==> flow/design.v <==
module ieee754_decoder(
    input mode_fp,               
    input [31:0] fp_a,           
    input [31:0] fp_b,           
    output wire sign_a,          
    output wire sign_b,          
    output reg [7:0] exp_a,      
    output reg [7:0] exp_b,      
    output reg [22:0] mant_a,    
    output reg [22:0] mant_b,    
    output wire is_nan_a,        
    output wire is_nan_b,        
    output wire is_inf_a,        
    output wire is_inf_b,        
    output wire is_zero_a,       
    output wire is_zero_b,       
    output wire is_denorm_a,     
    output wire is_denorm_b      
);
    localparam SP_EXP_MAX = 8'hFF;
    localparam HP_EXP_MAX = 5'h1F;
    localparam SP_EXP_BIAS = 127;
    localparam HP_EXP_BIAS = 15;
    wire [7:0] sp_exp_a, sp_exp_b;
    wire [22:0] sp_mant_a, sp_mant_b;
    assign sign_a = mode_fp ? fp_a[31] : fp_a[15];   
    assign sign_b = mode_fp ? fp_b[31] : fp_b[15];
    assign sp_exp_a = fp_a[30:23];
    assign sp_exp_b = fp_b[30:23];
    assign sp_mant_a = fp_a[22:0];
    assign sp_mant_b = fp_b[22:0];
    wire [4:0] hp_exp_a, hp_exp_b;
    wire [9:0] hp_mant_a, hp_mant_b;
    assign hp_exp_a = fp_a[14:10];   
    assign hp_exp_b = fp_b[14:10];
    assign hp_mant_a = fp_a[9:0];    
    assign hp_mant_b = fp_b[9:0];
    always @(*) begin
        if (mode_fp) begin
            exp_a = sp_exp_a;
            exp_b = sp_exp_b;
            mant_a = sp_mant_a;
            mant_b = sp_mant_b;
        end else begin
            exp_a = (hp_exp_a == 5'b0) ? 8'b0 : (hp_exp_a == 5'h1F) ? 8'hFF : hp_exp_a - HP_EXP_BIAS + SP_EXP_BIAS;
            exp_b = (hp_exp_b == 5'b0) ? 8'b0 : (hp_exp_b == 5'h1F) ? 8'hFF : hp_exp_b - HP_EXP_BIAS + SP_EXP_BIAS;
            mant_a = {hp_mant_a, 13'b0};
            mant_b = {hp_mant_b, 13'b0};
        end
    end
    wire sp_zero_a, sp_denorm_a, sp_inf_a, sp_nan_a;
    wire hp_zero_a, hp_denorm_a, hp_inf_a, hp_nan_a;
    assign sp_zero_a = (sp_exp_a == 8'b0) && (sp_mant_a == 23'b0);
    assign sp_denorm_a = (sp_exp_a == 8'b0) && (sp_mant_a != 23'b0);
    assign sp_inf_a = (sp_exp_a == 8'hFF) && (sp_mant_a == 23'b0);
    assign sp_nan_a = (sp_exp_a == 8'hFF) && (sp_mant_a != 23'b0);
    assign hp_zero_a = (hp_exp_a == 5'b0) && (hp_mant_a == 10'b0);
    assign hp_denorm_a = (hp_exp_a == 5'b0) && (hp_mant_a != 10'b0);
    assign hp_inf_a = (hp_exp_a == 5'h1F) && (hp_mant_a == 10'b0);
    assign hp_nan_a = (hp_exp_a == 5'h1F) && (hp_mant_a != 10'b0);
    wire sp_zero_b, sp_denorm_b, sp_inf_b, sp_nan_b;
    wire hp_zero_b, hp_denorm_b, hp_inf_b, hp_nan_b;
    assign sp_zero_b = (sp_exp_b == 8'b0) && (sp_mant_b == 23'b0);
    assign sp_denorm_b = (sp_exp_b == 8'b0) && (sp_mant_b != 23'b0);
    assign sp_inf_b = (sp_exp_b == 8'hFF) && (sp_mant_b == 23'b0);
    assign sp_nan_b = (sp_exp_b == 8'hFF) && (sp_mant_b != 23'b0);
    assign hp_zero_b = (hp_exp_b == 5'b0) && (hp_mant_b == 10'b0);
    assign hp_denorm_b = (hp_exp_b == 5'b0) && (hp_mant_b != 10'b0);
    assign hp_inf_b = (hp_exp_b == 5'h1F) && (hp_mant_b == 10'b0);
    assign hp_nan_b = (hp_exp_b == 5'h1F) && (hp_mant_b != 10'b0);
    assign is_zero_a = mode_fp ? sp_zero_a : hp_zero_a;
    assign is_zero_b = mode_fp ? sp_zero_b : hp_zero_b;
    assign is_denorm_a = mode_fp ? sp_denorm_a : hp_denorm_a;
    assign is_denorm_b = mode_fp ? sp_denorm_b : hp_denorm_b;
    assign is_inf_a = mode_fp ? sp_inf_a : hp_inf_a;
    assign is_inf_b = mode_fp ? sp_inf_b : hp_inf_b;
    assign is_nan_a = mode_fp ? sp_nan_a : hp_nan_a;
    assign is_nan_b = mode_fp ? sp_nan_b : hp_nan_b;
endmodule
module ieee754_encoder(
    input mode_fp,               
    input sign,                  
    input [7:0] exp,            
    input [22:0] mant,          
    output reg [31:0] fp_result  
);
    localparam SP_EXP_BIAS = 127;
    localparam HP_EXP_BIAS = 15;
    reg [4:0] hp_exp;
    reg [9:0] hp_mant;
    reg [8:0] temp_exp;
    always @(*) begin
        if (mode_fp) begin
            fp_result = {sign, exp, mant};
        end else begin
            if (exp == 8'b0) begin
                hp_exp = 5'b0;  
            end else if (exp == 8'hFF) begin
                hp_exp = 5'h1F;  
            end else begin
                temp_exp = exp - SP_EXP_BIAS + HP_EXP_BIAS;
                if (temp_exp <= 0) begin
                    hp_exp = 5'b0;  
                end else if (temp_exp >= 5'h1F) begin
                    hp_exp = 5'h1F;  
                end else begin
                    hp_exp = temp_exp[4:0];
                end
            end
            hp_mant = mant[22:13];
            fp_result = {16'b0, sign, hp_exp, hp_mant};
        end
    end
endmodule
module fp_adder_subber(
    input clk,
    input rst,
    input mode_fp,               
    input operation,             
    input sign_a,
    input sign_b,
    input [7:0] exp_a,
    input [7:0] exp_b,
    input [22:0] mant_a,
    input [22:0] mant_b,
    input round_mode,
    output reg result_sign,
    output reg [7:0] result_exp,
    output reg [22:0] result_mant,
    output reg overflow,
    output reg underflow,
    output reg inexact
);
    wire effective_sub;           
    wire [7:0] larger_exp, smaller_exp;
    wire [23:0] larger_mant, smaller_mant;   
    wire larger_sign, smaller_sign;
    wire exp_diff_overflow;
    wire [7:0] exp_diff;
    wire [25:0] aligned_smaller_mant;     
    wire [26:0] sum_result;  
    wire [4:0] leading_zeros;
    wire [7:0] normalized_exp;
    wire [22:0] normalized_mant;
    localparam SP_EXP_BIAS = 127;
    localparam HP_EXP_BIAS = 15;
    localparam SP_EXP_MAX = 8'hFF;
    localparam HP_EXP_MAX = 5'h1F;
    assign effective_sub = sign_a ^ sign_b ^ operation;
    wire a_larger = (exp_a > exp_b) || ((exp_a == exp_b) && (mant_a >= mant_b));
    assign larger_exp = a_larger ? exp_a : exp_b;
    assign smaller_exp = a_larger ? exp_b : exp_a;
    assign larger_mant = a_larger ? {1'b1, mant_a} : {1'b1, mant_b};
    assign smaller_mant = a_larger ? {1'b1, mant_b} : {1'b1, mant_a};
    assign larger_sign = a_larger ? sign_a : (sign_b ^ operation);
    assign smaller_sign = a_larger ? (sign_b ^ operation) : sign_a;
    assign {exp_diff_overflow, exp_diff} = larger_exp - smaller_exp;
    assign aligned_smaller_mant = (exp_diff >= 26) ? 26'b0 : ({smaller_mant, 2'b0} >> exp_diff);
    wire [25:0] larger_extended = {larger_mant, 2'b0};
    assign sum_result = effective_sub ? 
                    (larger_extended - aligned_smaller_mant) :
                    (larger_extended + aligned_smaller_mant);
    function [4:0] count_leading_zeros;
        input [26:0] value;
        integer j;
        reg found;
        begin
            count_leading_zeros = 27;
            found = 0;
            for (j = 26; j >= 0; j = j - 1) begin
                if (value[j] && !found) begin
                    count_leading_zeros = 26 - j;
                    found = 1;
                end
            end
        end
    endfunction
    assign leading_zeros = count_leading_zeros(sum_result);
    wire sum_zero = (sum_result == 27'b0);
    wire lz_under = (leading_zeros > larger_exp);
    wire [22:0] lz_mant =
        (leading_zeros == 5'd1)  ? sum_result[23:1] :
        (leading_zeros == 5'd2)  ? sum_result[22:0] :
        (leading_zeros == 5'd3)  ? {sum_result[21:0], 1'b0} :
        (leading_zeros == 5'd4)  ? {sum_result[20:0], 2'b0} :
        (leading_zeros == 5'd5)  ? {sum_result[19:0], 3'b0} :
        (leading_zeros == 5'd6)  ? {sum_result[18:0], 4'b0} :
        (leading_zeros == 5'd7)  ? {sum_result[17:0], 5'b0} :
        (leading_zeros == 5'd8)  ? {sum_result[16:0], 6'b0} :
        (leading_zeros == 5'd9)  ? {sum_result[15:0], 7'b0} :
        (leading_zeros == 5'd10) ? {sum_result[14:0], 8'b0} :
        (leading_zeros == 5'd11) ? {sum_result[13:0], 9'b0} : 23'b0;
    wire n_sign = sum_zero ? 1'b0 : larger_sign;
    wire [7:0] n_exp =
        sum_zero       ? 8'b0 :
        sum_result[26] ? larger_exp + 8'd1 :
        sum_result[25] ? larger_exp :
        sum_result[24] ? larger_exp - 8'd1 :
        lz_under       ? 8'b0 : larger_exp - leading_zeros;
    wire [22:0] n_mant =
        sum_zero       ? 23'b0 :
        sum_result[26] ? sum_result[25:3] :
        sum_result[25] ? sum_result[24:2] :
        sum_result[24] ? sum_result[23:1] :
        lz_under       ? 23'b0 : lz_mant;
    wire n_underflow = !sum_zero && !sum_result[26] && !sum_result[25] && !sum_result[24] && lz_under;
    wire n_inexact =
        sum_zero       ? 1'b0 :
        sum_result[26] ? (sum_result[2:0] != 3'b0) :
        sum_result[25] ? (sum_result[1:0] != 2'b0) :
        sum_result[24] ? sum_result[0] : 1'b0;
    wire sp_ovf = mode_fp && (n_exp >= SP_EXP_MAX);
    wire hp_ovf = !mode_fp && (n_exp >= (HP_EXP_MAX - HP_EXP_BIAS + SP_EXP_BIAS));
    always @(*) begin
        result_sign = n_sign;
        underflow = n_underflow;
        inexact = n_inexact;
        overflow = sp_ovf | hp_ovf;
        result_exp = sp_ovf ? SP_EXP_MAX : hp_ovf ? (HP_EXP_MAX - HP_EXP_BIAS + SP_EXP_BIAS) : n_exp;
        result_mant = (sp_ovf | hp_ovf) ? 23'b0 : n_mant;
    end
endmodule
module fp_multiplier(
    input clk,
    input rst,
    input mode_fp,               
    input sign_a,
    input sign_b,
    input [7:0] exp_a,
    input [7:0] exp_b,
    input [22:0] mant_a,
    input [22:0] mant_b,
    input round_mode,
    output reg result_sign,
    output reg [7:0] result_exp,
    output reg [22:0] result_mant,
    output reg overflow,
    output reg underflow,
    output reg inexact
);
    reg [23:0] mant_a_ext, mant_b_ext;   
    reg [47:0] product;                  
    reg [8:0] exp_sum;                  
    wire signed [9:0] biased_exp;              
    wire signed [9:0] hp_biased_exp;           
    localparam SP_EXP_BIAS = 127;
    localparam HP_EXP_BIAS = 15;
    localparam SP_EXP_MAX = 8'hFF;
    localparam HP_EXP_MAX = 5'h1F;
    reg [47:0] s1_product;
    reg signed [9:0]  s1_exp_sum;
    reg        s1_sign;
    assign biased_exp = s1_product[47] ? s1_exp_sum + 10'sd1 : s1_exp_sum;
    assign hp_biased_exp = biased_exp - SP_EXP_BIAS + HP_EXP_BIAS;
    always @(posedge clk) begin
        if (rst) begin
            result_sign <= 1'b0;
            result_exp <= 8'b0;
            result_mant <= 23'b0;
            overflow <= 1'b0;
            underflow <= 1'b0;
            inexact <= 1'b0;
            mant_a_ext <= 24'b0;
            mant_b_ext <= 24'b0;
            s1_product <= 48'b0;
            s1_exp_sum <= 10'b0;
            s1_sign <= 1'b0;
        end else begin
            mant_a_ext <= {1'b1, mant_a};
            mant_b_ext <= {1'b1, mant_b};
            s1_product <= {1'b1, mant_a} * {1'b1, mant_b};
            s1_exp_sum <= exp_a + exp_b - SP_EXP_BIAS;
            s1_sign <= sign_a ^ sign_b;
            result_sign <= s1_sign;
            overflow <= 1'b0;
            underflow <= 1'b0;
            if (s1_product[47]) begin
                result_mant <= s1_product[46:24];
                inexact <= (s1_product[23:0] != 24'b0);
            end else begin
                result_mant <= s1_product[45:23];
                inexact <= (s1_product[22:0] != 23'b0);
            end
            if (mode_fp) begin
                if (biased_exp <= 0) begin
                    result_exp <= 8'b0;
                    result_mant <= 23'b0;
                    underflow <= 1'b1;
                end else if (biased_exp >= SP_EXP_MAX) begin
                    result_exp <= SP_EXP_MAX;
                    result_mant <= 23'b0;
                    overflow <= 1'b1;
                end else begin
                    result_exp <= biased_exp[7:0];
                end
            end else begin
                if (hp_biased_exp <= 0) begin
                    result_exp <= 8'b0;
                    result_mant <= 23'b0;
                    underflow <= 1'b1;
                end else if (hp_biased_exp >= HP_EXP_MAX) begin
                    result_exp <= 8'hFF;  
                    result_mant <= 23'b0;
                    overflow <= 1'b1;
                end else begin
                    result_exp <= hp_biased_exp - HP_EXP_BIAS + SP_EXP_BIAS;
                end
            end
        end
    end
endmodule
module fp_divider(
    input clk,
    input rst,
    input start,
    input mode_fp,               
    input sign_a,                
    input sign_b,                
    input [7:0] exp_a,           
    input [7:0] exp_b,           
    input [22:0] mant_a,         
    input [22:0] mant_b,         
    input round_mode,
    output reg result_sign,
    output reg [7:0] result_exp,
    output reg [22:0] result_mant,
    output reg overflow,
    output reg underflow,
    output reg inexact,
    output reg ready
);
    reg [23:0] dividend, divisor;        
    reg [47:0] quotient;                
    reg [8:0] exp_diff;                 
    reg [8:0] biased_exp;               
    reg [2:0] div_state;
    localparam DIV_IDLE = 3'b000;
    localparam DIV_SETUP = 3'b001;
    localparam DIV_COMPUTE = 3'b010;
    localparam DIV_NORMALIZE = 3'b011;
    localparam DIV_ROUND = 3'b100;
    localparam DIV_DONE = 3'b101;
    reg [4:0] div_counter;
    reg [48:0] remainder;                
    integer i;
    reg [5:0] shift_amount;
    localparam SP_EXP_BIAS = 127;
    localparam HP_EXP_BIAS = 15;
    localparam SP_EXP_MAX = 8'hFF;
    localparam HP_EXP_MAX = 5'h1F;
    function [5:0] count_quotient_leading_zeros;
        input [47:0] value;
        integer j;
        begin
            count_quotient_leading_zeros = 46;
            for (j = 45; j >= 0; j = j - 1) begin
                if (value[j]) begin
                    count_quotient_leading_zeros = 45 - j;
                    j = -1;  
                end
            end
        end
    endfunction
    always @(posedge clk) begin
        if (rst) begin
            div_state <= DIV_IDLE;
            result_sign <= 1'b0;
            result_exp <= 8'b0;
            result_mant <= 23'b0;
            overflow <= 1'b0;
            underflow <= 1'b0;
            inexact <= 1'b0;
            ready <= 1'b1;
            div_counter <= 5'b0;
            quotient <= 48'b0;
            remainder <= 49'b0;
        end else begin
            case (div_state)
                DIV_IDLE: begin
                    ready <= 1'b1;
                    if (start) begin
                        ready <= 1'b0;
                        div_state <= DIV_SETUP;
                        result_sign <= sign_a ^ sign_b;
                        dividend <= {1'b1, mant_a};
                        divisor <= {1'b1, mant_b};
                        exp_diff <= exp_a - exp_b + SP_EXP_BIAS;
                        quotient <= 48'b0;
                        remainder <= {1'b0, {1'b1, mant_a}, 24'b0};  
                        div_counter <= 5'd24;  
                    end
                end
                DIV_SETUP: begin
                    div_state <= DIV_COMPUTE;
                end
                DIV_COMPUTE: begin
                    if (div_counter > 0) begin
                        if (remainder[48:24] >= {1'b0, divisor}) begin
                            remainder <= (remainder - {1'b0, divisor, 24'b0}) << 1;
                            quotient <= (quotient << 1) | 1'b1;
                        end else begin
                            remainder <= remainder << 1;
                            quotient <= quotient << 1;
                        end
                        div_counter <= div_counter - 1;
                    end else begin
                        div_state <= DIV_NORMALIZE;
                    end
                end
                DIV_NORMALIZE: begin
                    if (quotient[23]) begin
                        result_mant <= quotient[22:0];
                        biased_exp <= exp_diff;
                        inexact <= (remainder != 49'b0);
                    end else if (quotient[22]) begin
                        result_mant <= {quotient[21:0], 1'b0};
                        biased_exp <= exp_diff - 1;
                        inexact <= (remainder != 49'b0);
                    end else if (quotient[21]) begin
                        result_mant <= {quotient[20:0], 2'b0};
                        biased_exp <= exp_diff - 2;
                        inexact <= (remainder != 49'b0);
                    end else begin
                        result_mant <= 23'b0;
                        biased_exp <= 9'b0;
                        underflow <= 1'b1;
                    end
                    div_state <= DIV_ROUND;
                end
                DIV_ROUND: begin
                    if (mode_fp) begin
                        if (biased_exp <= 0) begin
                            result_exp <= 8'b0;
                            underflow <= 1'b1;
                        end else if (biased_exp >= SP_EXP_MAX) begin
                            result_exp <= SP_EXP_MAX;
                            overflow <= 1'b1;
                        end else begin
                            result_exp <= biased_exp[7:0];
                        end
                    end else begin
                        if ((biased_exp - SP_EXP_BIAS + HP_EXP_BIAS) <= 0) begin
                            result_exp <= 8'b0;
                            underflow <= 1'b1;
                        end else if ((biased_exp - SP_EXP_BIAS + HP_EXP_BIAS) >= HP_EXP_MAX) begin
                            result_exp <= 8'hFF;  
                            overflow <= 1'b1;
                        end else begin
                            result_exp <= (biased_exp - SP_EXP_BIAS + HP_EXP_BIAS) - HP_EXP_BIAS + SP_EXP_BIAS;
                        end
                    end
                    div_state <= DIV_DONE;
                end
                DIV_DONE: begin
                    ready <= 1'b1;
                    if (!start) begin
                        div_state <= DIV_IDLE;
                        overflow <= 1'b0;
                        underflow <= 1'b0;
                        inexact <= 1'b0;
                    end
                end
                default: div_state <= DIV_IDLE;
            endcase
        end
    end
endmodule
`timescale 1ns / 1ps
module alu(
    input clk,
    input rst,
    input [31:0] op_a,         
    input [31:0] op_b,         
    input [2:0] op_code,       
    input mode_fp,             
    input round_mode,          
    input start,               
    output reg [31:0] result,  
    output reg valid_out,      
    output reg [4:0] flags     
);
    localparam OP_ADD = 3'b000;   
    localparam OP_SUB = 3'b001;   
    localparam OP_MUL = 3'b010;   
    localparam OP_DIV = 3'b011;   
    localparam SP_SIGN_POS = 31;
    localparam SP_EXP_MSB = 30;
    localparam SP_EXP_LSB = 23;
    localparam SP_MANT_MSB = 22;
    localparam SP_MANT_LSB = 0;
    localparam SP_EXP_BIAS = 127;
    localparam SP_EXP_WIDTH = 8;
    localparam SP_MANT_WIDTH = 23;
    localparam HP_SIGN_POS = 15;
    localparam HP_EXP_MSB = 14;
    localparam HP_EXP_LSB = 10;
    localparam HP_MANT_MSB = 9;
    localparam HP_MANT_LSB = 0;
    localparam HP_EXP_BIAS = 15;
    localparam HP_EXP_WIDTH = 5;
    localparam HP_MANT_WIDTH = 10;
    wire sign_a, sign_b, result_sign;
    wire [7:0] exp_a, exp_b;
    wire [22:0] mant_a, mant_b;
    wire [7:0] result_exp;
    wire [22:0] result_mant;
    wire [31:0] encoded_result;
    wire is_nan_a, is_nan_b, is_inf_a, is_inf_b, is_zero_a, is_zero_b;
    wire is_denorm_a, is_denorm_b;
    reg [2:0] state;
    localparam IDLE = 3'b000;
    localparam DECODE = 3'b001;
    localparam COMPUTE = 3'b010;
    localparam NORMALIZE = 3'b011;
    localparam ENCODE = 3'b100;
    localparam DONE = 3'b101;
    reg [31:0] temp_a, temp_b;
    reg [2:0] current_op;
    reg current_mode;
    reg current_round_mode;
    reg [1:0] mul_counter;
    ieee754_decoder decoder_inst (
        .mode_fp(current_mode),
        .fp_a(temp_a),
        .fp_b(temp_b),
        .sign_a(sign_a),
        .sign_b(sign_b),
        .exp_a(exp_a),
        .exp_b(exp_b),
        .mant_a(mant_a),
        .mant_b(mant_b),
        .is_nan_a(is_nan_a),
        .is_nan_b(is_nan_b),
        .is_inf_a(is_inf_a),
        .is_inf_b(is_inf_b),
        .is_zero_a(is_zero_a),
        .is_zero_b(is_zero_b),
        .is_denorm_a(is_denorm_a),
        .is_denorm_b(is_denorm_b)
    );
    wire add_overflow, add_underflow, add_inexact;
    wire add_result_sign;
    wire [7:0] add_result_exp;
    wire [22:0] add_result_mant;
    fp_adder_subber adder_sub_inst (
        .clk(clk),
        .rst(rst),
        .mode_fp(current_mode),
        .operation(current_op[0]),  
        .sign_a(sign_a),
        .sign_b(sign_b),
        .exp_a(exp_a),
        .exp_b(exp_b),
        .mant_a(mant_a),
        .mant_b(mant_b),
        .round_mode(current_round_mode),
        .result_sign(add_result_sign),
        .result_exp(add_result_exp),
        .result_mant(add_result_mant),
        .overflow(add_overflow),
        .underflow(add_underflow),
        .inexact(add_inexact)
    );
    wire mul_overflow, mul_underflow, mul_inexact;
    wire mul_result_sign;
    wire [7:0] mul_result_exp;
    wire [22:0] mul_result_mant;
    fp_multiplier multiplier_inst (
        .clk(clk),
        .rst(rst),
        .mode_fp(current_mode),
        .sign_a(sign_a),
        .sign_b(sign_b),
        .exp_a(exp_a),
        .exp_b(exp_b),
        .mant_a(mant_a),
        .mant_b(mant_b),
        .round_mode(current_round_mode),
        .result_sign(mul_result_sign),
        .result_exp(mul_result_exp),
        .result_mant(mul_result_mant),
        .overflow(mul_overflow),
        .underflow(mul_underflow),
        .inexact(mul_inexact)
    );
    wire div_overflow, div_underflow, div_inexact, div_ready;
    wire div_result_sign;
    wire [7:0] div_result_exp;
    wire [22:0] div_result_mant;
    fp_divider divider_inst (
        .clk(clk),
        .rst(rst),
        .start((state == COMPUTE) && (current_op == OP_DIV) && !(is_nan_a || is_nan_b || is_inf_a || is_inf_b || is_zero_b)),
        .mode_fp(current_mode),
        .sign_a(sign_a),
        .sign_b(sign_b),
        .exp_a(exp_a),
        .exp_b(exp_b),
        .mant_a(mant_a),
        .mant_b(mant_b),
        .round_mode(current_round_mode),
        .result_sign(div_result_sign),
        .result_exp(div_result_exp),
        .result_mant(div_result_mant),
        .overflow(div_overflow),
        .underflow(div_underflow),
        .inexact(div_inexact),
        .ready(div_ready)
    );
    reg final_result_sign;
    reg [7:0] final_result_exp;
    reg [22:0] final_result_mant;
    reg final_overflow, final_underflow, final_inexact;
    always @(*) begin
        case (current_op)
            OP_ADD, OP_SUB: begin
                final_result_sign = add_result_sign;
                final_result_exp = add_result_exp;
                final_result_mant = add_result_mant;
                final_overflow = add_overflow;
                final_underflow = add_underflow;
                final_inexact = add_inexact;
            end
            OP_MUL: begin
                final_result_sign = mul_result_sign;
                final_result_exp = mul_result_exp;
                final_result_mant = mul_result_mant;
                final_overflow = mul_overflow;
                final_underflow = mul_underflow;
                final_inexact = mul_inexact;
            end
            OP_DIV: begin
                final_result_sign = div_result_sign;
                final_result_exp = div_result_exp;
                final_result_mant = div_result_mant;
                final_overflow = div_overflow;
                final_underflow = div_underflow;
                final_inexact = div_inexact;
            end
            default: begin
                final_result_sign = 1'b0;
                final_result_exp = 8'b0;
                final_result_mant = 23'b0;
                final_overflow = 1'b0;
                final_underflow = 1'b0;
                final_inexact = 1'b0;
            end
        endcase
    end
    ieee754_encoder encoder_inst (
        .mode_fp(current_mode),
        .sign(final_result_sign),
        .exp(final_result_exp),
        .mant(final_result_mant),
        .fp_result(encoded_result)
    );
    always @(posedge clk) begin
        if (rst) begin
            state <= IDLE;
            result <= 32'b0;
            valid_out <= 1'b0;
            flags <= 5'b0;
            mul_counter <= 2'b0;
        end else begin
            case (state)
                IDLE: begin
                    valid_out <= 1'b0;
                    if (start) begin
                        temp_a <= op_a;
                        temp_b <= op_b;
                        current_op <= op_code;
                        current_mode <= mode_fp;
                        current_round_mode <= round_mode;
                        state <= DECODE;
                    end
                end
                DECODE: begin
                    state <= COMPUTE;
                end
                COMPUTE: begin
                    if (is_nan_a || is_nan_b) begin
                        if (current_mode)  
                            result <= 32'h7FC00000;  
                        else  
                            result <= {16'h0, 16'h7E00};  
                        flags <= 5'b10000;  
                        state <= DONE;
                    end else if (is_inf_a || is_inf_b) begin
                        case (current_op)
                            OP_ADD, OP_SUB: begin
                                if (is_inf_a && is_inf_b && (sign_a ^ sign_b ^ current_op[0])) begin
                                    if (current_mode)
                                        result <= 32'h7FC00000;
                                    else
                                        result <= {16'h0, 16'h7E00};
                                    flags <= 5'b10000;  
                                end else begin
                                    flags <= 5'b0;
                                    if (current_mode)
                                        result <= is_inf_a ? temp_a : temp_b;
                                    else
                                        result <= is_inf_a ? temp_a : temp_b;
                                end
                            end
                            OP_MUL: begin
                                if (is_zero_a || is_zero_b) begin
                                    if (current_mode)
                                        result <= 32'h7FC00000;
                                    else
                                        result <= {16'h0, 16'h7E00};
                                    flags <= 5'b10000;  
                                end else begin
                                    flags <= 5'b0;
                                    if (current_mode)
                                        result <= {sign_a ^ sign_b, 8'hFF, 23'b0};
                                    else
                                        result <= {16'b0, sign_a ^ sign_b, 5'h1F, 10'b0};
                                end
                            end
                            OP_DIV: begin
                                if (is_inf_a && is_inf_b) begin
                                    if (current_mode)
                                        result <= 32'h7FC00000;
                                    else
                                        result <= {16'h0, 16'h7E00};
                                    flags <= 5'b10000;  
                                end else if (is_inf_a) begin
                                    flags <= 5'b0;
                                    if (current_mode)
                                        result <= {sign_a ^ sign_b, 8'hFF, 23'b0};
                                    else
                                        result <= {16'b0, sign_a ^ sign_b, 5'h1F, 10'b0};
                                end else begin
                                    flags <= 5'b0;
                                    if (current_mode)
                                        result <= {sign_a ^ sign_b, 31'b0};
                                    else
                                        result <= {16'b0, sign_a ^ sign_b, 15'b0};
                                end
                            end
                        endcase
                        state <= DONE;
                    end else if (is_zero_b && current_op == OP_DIV) begin
                        if (is_zero_a) begin
                            if (current_mode)
                                result <= 32'h7FC00000;
                            else
                                result <= {16'h0, 16'h7E00};
                            flags <= 5'b10000;  
                        end else begin
                            if (current_mode)
                                result <= {sign_a ^ sign_b, 8'hFF, 23'b0};
                            else
                                result <= {16'b0, sign_a ^ sign_b, 5'h1F, 10'b0};
                            flags <= 5'b01000;  
                        end
                        state <= DONE;
                    end else if ((is_zero_a || is_zero_b) && current_op == OP_MUL) begin
                        if (current_mode)
                            result <= {sign_a ^ sign_b, 31'b0};  
                        else
                            result <= {16'b0, sign_a ^ sign_b, 15'b0};  
                        flags <= 5'b0;  
                        state <= DONE;
                    end else begin
                        if (current_op == OP_MUL) begin
                            mul_counter <= 2'd2;
                        end
                        state <= NORMALIZE;
                    end
                end
                NORMALIZE: begin
                    if (final_overflow) begin
                        if (current_mode)  
                            result <= {final_result_sign, 8'hFF, 23'b0};  
                        else  
                            result <= {16'b0, final_result_sign, 5'h1F, 10'b0};  
                        flags[4] <= 1'b0;  
                        flags[3] <= 1'b0;  
                        flags[2] <= 1'b1;  
                        flags[1] <= 1'b0;  
                        flags[0] <= final_inexact;  
                        state <= DONE;
                    end else if (final_underflow) begin
                        if (current_mode)
                            result <= {final_result_sign, 31'b0};  
                        else
                            result <= {16'b0, final_result_sign, 15'b0};  
                        flags[4] <= 1'b0;  
                        flags[3] <= 1'b0;  
                        flags[2] <= 1'b0;  
                        flags[1] <= 1'b1;  
                        flags[0] <= final_inexact;  
                        state <= DONE;
                    end else begin
                        flags[4] <= 1'b0;  
                        flags[3] <= 1'b0;  
                        flags[2] <= final_overflow;    
                        flags[1] <= final_underflow;   
                        flags[0] <= final_inexact;     
                        if (current_op == OP_DIV) begin
                            if (div_ready) begin
                                state <= ENCODE;
                            end
                        end else if (current_op == OP_MUL) begin
                            if (mul_counter == 0) begin
                                state <= ENCODE;
                            end else begin
                                mul_counter <= mul_counter - 1;
                            end
                        end else begin
                            state <= ENCODE;
                        end
                    end
                end
                ENCODE: begin
                    result <= encoded_result;
                    state <= DONE;
                end
                DONE: begin
                    valid_out <= 1'b1;
                    if (!start) begin
                        state <= IDLE;
                    end
                end
                default: state <= IDLE;
            endcase
        end
    end
endmodule
# Step by step through the tools: alu
# The steps from the RTL of alu to its reports follow in flow order.
# Lines are those of the file above, counted from 1.
# Operators: Yosys type, input widths -> output width; for muxes data width and select width s.
# Library cell names are shortened.
# The mark -- stands for no value.
# inputs
design,alu
clock,clk
cell_library,sky130hd
lib_corner,tt_025C_1v80

# Word-level counts
# Source: Yosys, flattened and elaborated, memories not mapped. Widths are those after wreduce. Registers that Yosys merges into a memory's read port (data or address) are not register bits. Print and check cells do not count. Equal cells are merged and count once.
# word_totals
regBits,363
output_inout_bits,38
# classes
addsub,30
multipliers,1
cmp,18
equal,62
shifts,1
muxes,252
n_logic,5
reduce_and_logical,137
# op_table
operator,count
$mul 24x24->48,1
$mux 23,30
$mux 32,17
$mux 8,25
$pmux 32 s3,2
$mux 5,33
$mux 49,3
$pmux 49 s2,1
$mux 1,85
$reduce_bool 23->1,3
$pmux 23 s3,1
$logic_and 1x1->1,51
$reduce_bool 49->1,1
$sub 48x48->48,1
$pmux 24 s2,1
$mux 24,2
$logic_not 23->1,2
$mux 3,15
$pmux 3 s6,2
$logic_not 1->1,32
$ne 2x2->1 const B,16
$le 32x1->1 const B,1
$add 32x4->32 const B,1
$ge 32x5->1 const B,1
$mux 31,1
$add 26x26->27,1
$sub 26x26->27,1
$logic_not 27->1,1
# Not listed: further kinds 88, cells in them 175.

# Depth
# Depth = most cells in a row (Yosys ltp): at word level without a register or memory, in the mapped netlist without a sequential cell, where the memories' decode and read muxes count.
# logic_depth
depth_word,114
ABC_AREA,0
depth_mapped,80
mapped_depth_nobuf,70

# Synthesis result
# Source: synth_stat.txt of the flow (Yosys; design flattened, memories mapped). It holds for the ABC_AREA given above (unset counts as 0); a run with the other value may have another netlist.
# Totals and module areas in this step are rounded.
# by_type
type,count,type_area_um2
fa_1,490,9.81E+03
dfxtp_1,236,4.72E+03
ha_1,351,4.39E+03
edfxtp_1,109,3.27E+03
inv_1,682,2.56E+03
nand2_1,640,2.4E+03
nor2_1,515,1.93E+03
mux2i_1,163,1.63E+03
a21oi_1,313,1.57E+03
o21ai_0,264,1.32E+03
and3_1,192,1.2E+03
clkbuf_1,288,1.08E+03
xnor2_1,95,832.048
xor2_1,62,543.021
nand3_1,95,475.456
o22ai_1,65,406.64
a21o_1,52,390.374
nor3_1,69,345.331
# Other cell types: 95; their cells: 861.
# mapped
cells,5542
yosys_area_um2,45700
sequential_area_um2,8000
flip_flops,345
buffers,331
# By module: a second synthesis without flattening, with its own total; a netlist apart from the flattened one above.
# unflattened
cells_unflattened,5837
hier_area_um2,48600
# Rows give one instance, submodules left out.
# modules
mod,instances,cells,mod_area_um2,seq_area_um2
fp_multiplier,1,2485,22300,1880
fp_adder_subber,1,1614,10400,0.0
fp_divider,1,941,8110,3150
alu,1,519,5840,2990
ieee754_decoder,1,209,1370,0.0
ieee754_encoder,1,69,510,0.0

# Worst setup path after synthesis
# OpenSTA on the mapped netlist: ideal clock, no wires. The path of least setup slack (recovery checks aside). Input and output delay are each 20% of the period. Register names are those of the netlist, which keeps one name where synthesis merged equal registers.
# synth_timing
path_type,flip-flop to flip-flop
startpoint,register current_mode
endpoint,register result[13]
clock_period_ps,15200
setup_time_ps,130
t_first_pin_ps,0
arrival_time_ps,15717
slack_ps,-647
path_delay_ps,15847
stages,79
path_buffers,13
synth_period_reached_ps,15847
# "path_delay_ps" is the arrival time less input delay plus setup time.
# "stages": output pins that drive a net of the path, with the launching flip-flop's if there is one; two outputs of one cell count as two.
# "synth_period_reached_ps" = period - worst setup slack (recovery checks aside). The figure is calculated, with input and output delays left at 20% of the set period.
# Between the ends stands the longest chain of elaborated cells between them, by number of cells; it is not shown to be the way that was timed. Of several equally long chains one is given.
# A line is the first line of the expression or statement that the cell stems from. Yosys adds cells for indexed reads and writes and turns some case tables into memories.
# At most two assigning lines are given for a register; there are more.
# synth_via
cell_sequence,edfxtp_1 -> buf_2 -> buf_2 -> buf_2 -> buf_1 -> buf_2 -> buf_2 -> nor2_1 -> a22oi_1 -> inv_1 -> ha_1 -> or4b_1 -> or4_1 -> or4_1 -> nand3_1 -> nor2_1 -> clkbuf_1 -> clkbuf_1 -> [... 43 more ...] -> fa_1 -> nor2b_1 -> o21ai_0 -> nand3_1 -> nor2_1 -> nor2_1 -> o31ai_2 -> or3_1 -> a21oi_1 -> and3_4 -> nand3_2 -> o31a_4 -> a21boi_4 -> nand2b_4 -> buf_6 -> o22ai_2 -> a221oi_2 -> o32ai_1
elab_chain_len,110
# synth_rtl
item,line_no,source
start: declaration,519,reg current_mode;
start: assignment,672,current_mode <= mode_fp;
$mux 23,39,if (mode_fp) begin
$ge 23x23->1,150,wire a_larger = (exp_a > exp_b) || ((exp_a == exp_b) && (mant_a >= mant_b));
$logic_and 1x1->1,150,
$logic_or 1x1->1,150,
$mux 8,151,assign larger_exp = a_larger ? exp_a : exp_b;
$sub 8x8->8,157,"assign {exp_diff_overflow, exp_diff} = larger_exp - smaller_exp;"
$ge 8x5->1,158,"assign aligned_smaller_mant = (exp_diff >= 26) ? 26'b0 : ({smaller_mant, 2'b0} >> exp_diff);"
[... 96 more ...],--,
$mux 23,203,sum_result[25] ? sum_result[24:2] :
$mux 23,202,sum_result[26] ? sum_result[25:3] :
$mux 23,201,sum_zero       ? 23'b0 :
$mux 23,220,result_mant = (sp_ovf | hp_ovf) ? 23'b0 : n_mant;
$pmux 23 s3,615,case (current_op)
$mux 32,93,if (mode_fp) begin
$pmux 32 s3,665,case (state)
end: assignment,685,"result <= {16'h0, 16'h7E00};"
end: assignment,695,"result <= {16'h0, 16'h7E00};"
end: declaration,478,"output reg [31:0] result,"

# Path in the finished layout
# Path of least setup slack in the final report of record 3 (OpenROAD, finished layout, wires in). Where an end is a register, its clock arrival counts in the times.
# The path's times are printed in steps of 10 ps; the period is the one set.
# layout_timing
path_type,flip-flop to flip-flop
startpoint,register temp_b[10]
endpoint,register result[3]
clock_period_ps,15200
setup_time_ps,100
t_first_pin_ps,600
arrival_time_ps,15840
slack_ps,-110
stages,74
path_buffers,9
# Between the ends stands the longest chain of elaborated cells between them, by number of cells; it is not shown to be the way that was timed. Of several equally long chains one is given.
# At most two assigning lines are given for a register; there are more.
# layout_via
cell_sequence,edfxtp_1 -> inv_1 -> ha_1 -> nor2b_1 -> a2111o_1 -> a21oi_2 -> o41ai_2 -> buf_4 -> nor2_1 -> inv_1 -> ha_1 -> or4b_1 -> or4_1 -> or4_1 -> and3_1 -> nand2_2 -> nor2_1 -> nor2_1 -> [... 38 more ...] -> fa_1 -> nor2b_1 -> o21ai_0 -> nand3_1 -> nor2_1 -> nor2_1 -> o31ai_2 -> or3_1 -> a21oi_2 -> and3_4 -> nand3_2 -> o31a_4 -> buf_4 -> a21bo_4 -> a21boi_4 -> buf_12 -> nand2_1 -> o32ai_1
elab_chain_len,114
# layout_rtl
item,line_no,source
start: declaration,517,"reg [31:0] temp_a, temp_b;"
start: assignment,670,temp_b <= op_b;
$sub 5x4->6,46,exp_b = (hp_exp_b == 5'b0) ? 8'b0 : (hp_exp_b == 5'h1F) ? 8'hFF : hp_exp_b - HP_EXP_BIAS + SP_EXP_BIAS;
$add 8x7->8,46,
$mux 8 (2 in a row),46,
$mux 8,39,if (mode_fp) begin
$eq 8x8->1,150,wire a_larger = (exp_a > exp_b) || ((exp_a == exp_b) && (mant_a >= mant_b));
$logic_and 1x1->1,150,
$logic_or 1x1->1,150,
[... 99 more ...],--,
$mux 23,203,sum_result[25] ? sum_result[24:2] :
$mux 23,202,sum_result[26] ? sum_result[25:3] :
$mux 23,201,sum_zero       ? 23'b0 :
$mux 23,220,result_mant = (sp_ovf | hp_ovf) ? 23'b0 : n_mant;
$pmux 23 s3,615,case (current_op)
$mux 32,93,if (mode_fp) begin
$pmux 32 s3,665,case (state)
end: assignment,685,"result <= {16'h0, 16'h7E00};"
end: assignment,695,"result <= {16'h0, 16'h7E00};"
end: declaration,478,"output reg [31:0] result,"

# alu through Yosys and OpenROAD on sky130hd: 4 stored runs, unordered, with their settings and measured results. The constraints put input and output delay at 20% of the set period each and load the outputs with 0.01 pF.
# "power_total_mw": no workload was simulated; the value follows from the tool's default switching activity.
# Results are given in rounded form.
# A setting shown as . is not set for that run.
# A result given as . is not shown for that run.
run,CAP_MARGIN,CELL_PAD_IN_SITES_DETAIL_PLACEMENT,CORE_MARGIN,CORE_UTILIZATION,CTS_CLUSTER_SIZE,GPL_ROUTABILITY_DRIVEN,HOLD_SLACK_MARGIN,TNS_END_PERCENT,period_ns,SLEW_MARGIN,PLACE_DENSITY,SETUP_SLACK_MARGIN,power_total_mw,synth_area_um2,dieArea_um2,final_setup_ws_ps,setup_tns_ps,stdcell_area_um2,ws_hold_ps
record 1,40,2,3,35,54,1,0.09,85,9.49,20,.,.,.,.,.,.,.,.,.
record 2,20,2,3,35,54,1,0.09,85,9.49,20,0.91,.,.,.,.,.,.,.,.
record 3,20,.,3,35,.,1,0.09,85,15.2,20,0.91,-0.92,7.82,45700,135000,-109,-587,53400,441
record 4,20,2,3,35,71,1,0.09,85,9.49,20,0.91,-0.92,.,.,.,.,.,.,.
# Record 1: did not finish, routing stopped with GRT-0232
# Record 2: did not finish, clock tree synthesis stopped with DPL-0033
# Record 4: did not finish, clock tree synthesis stopped with DPL-0033
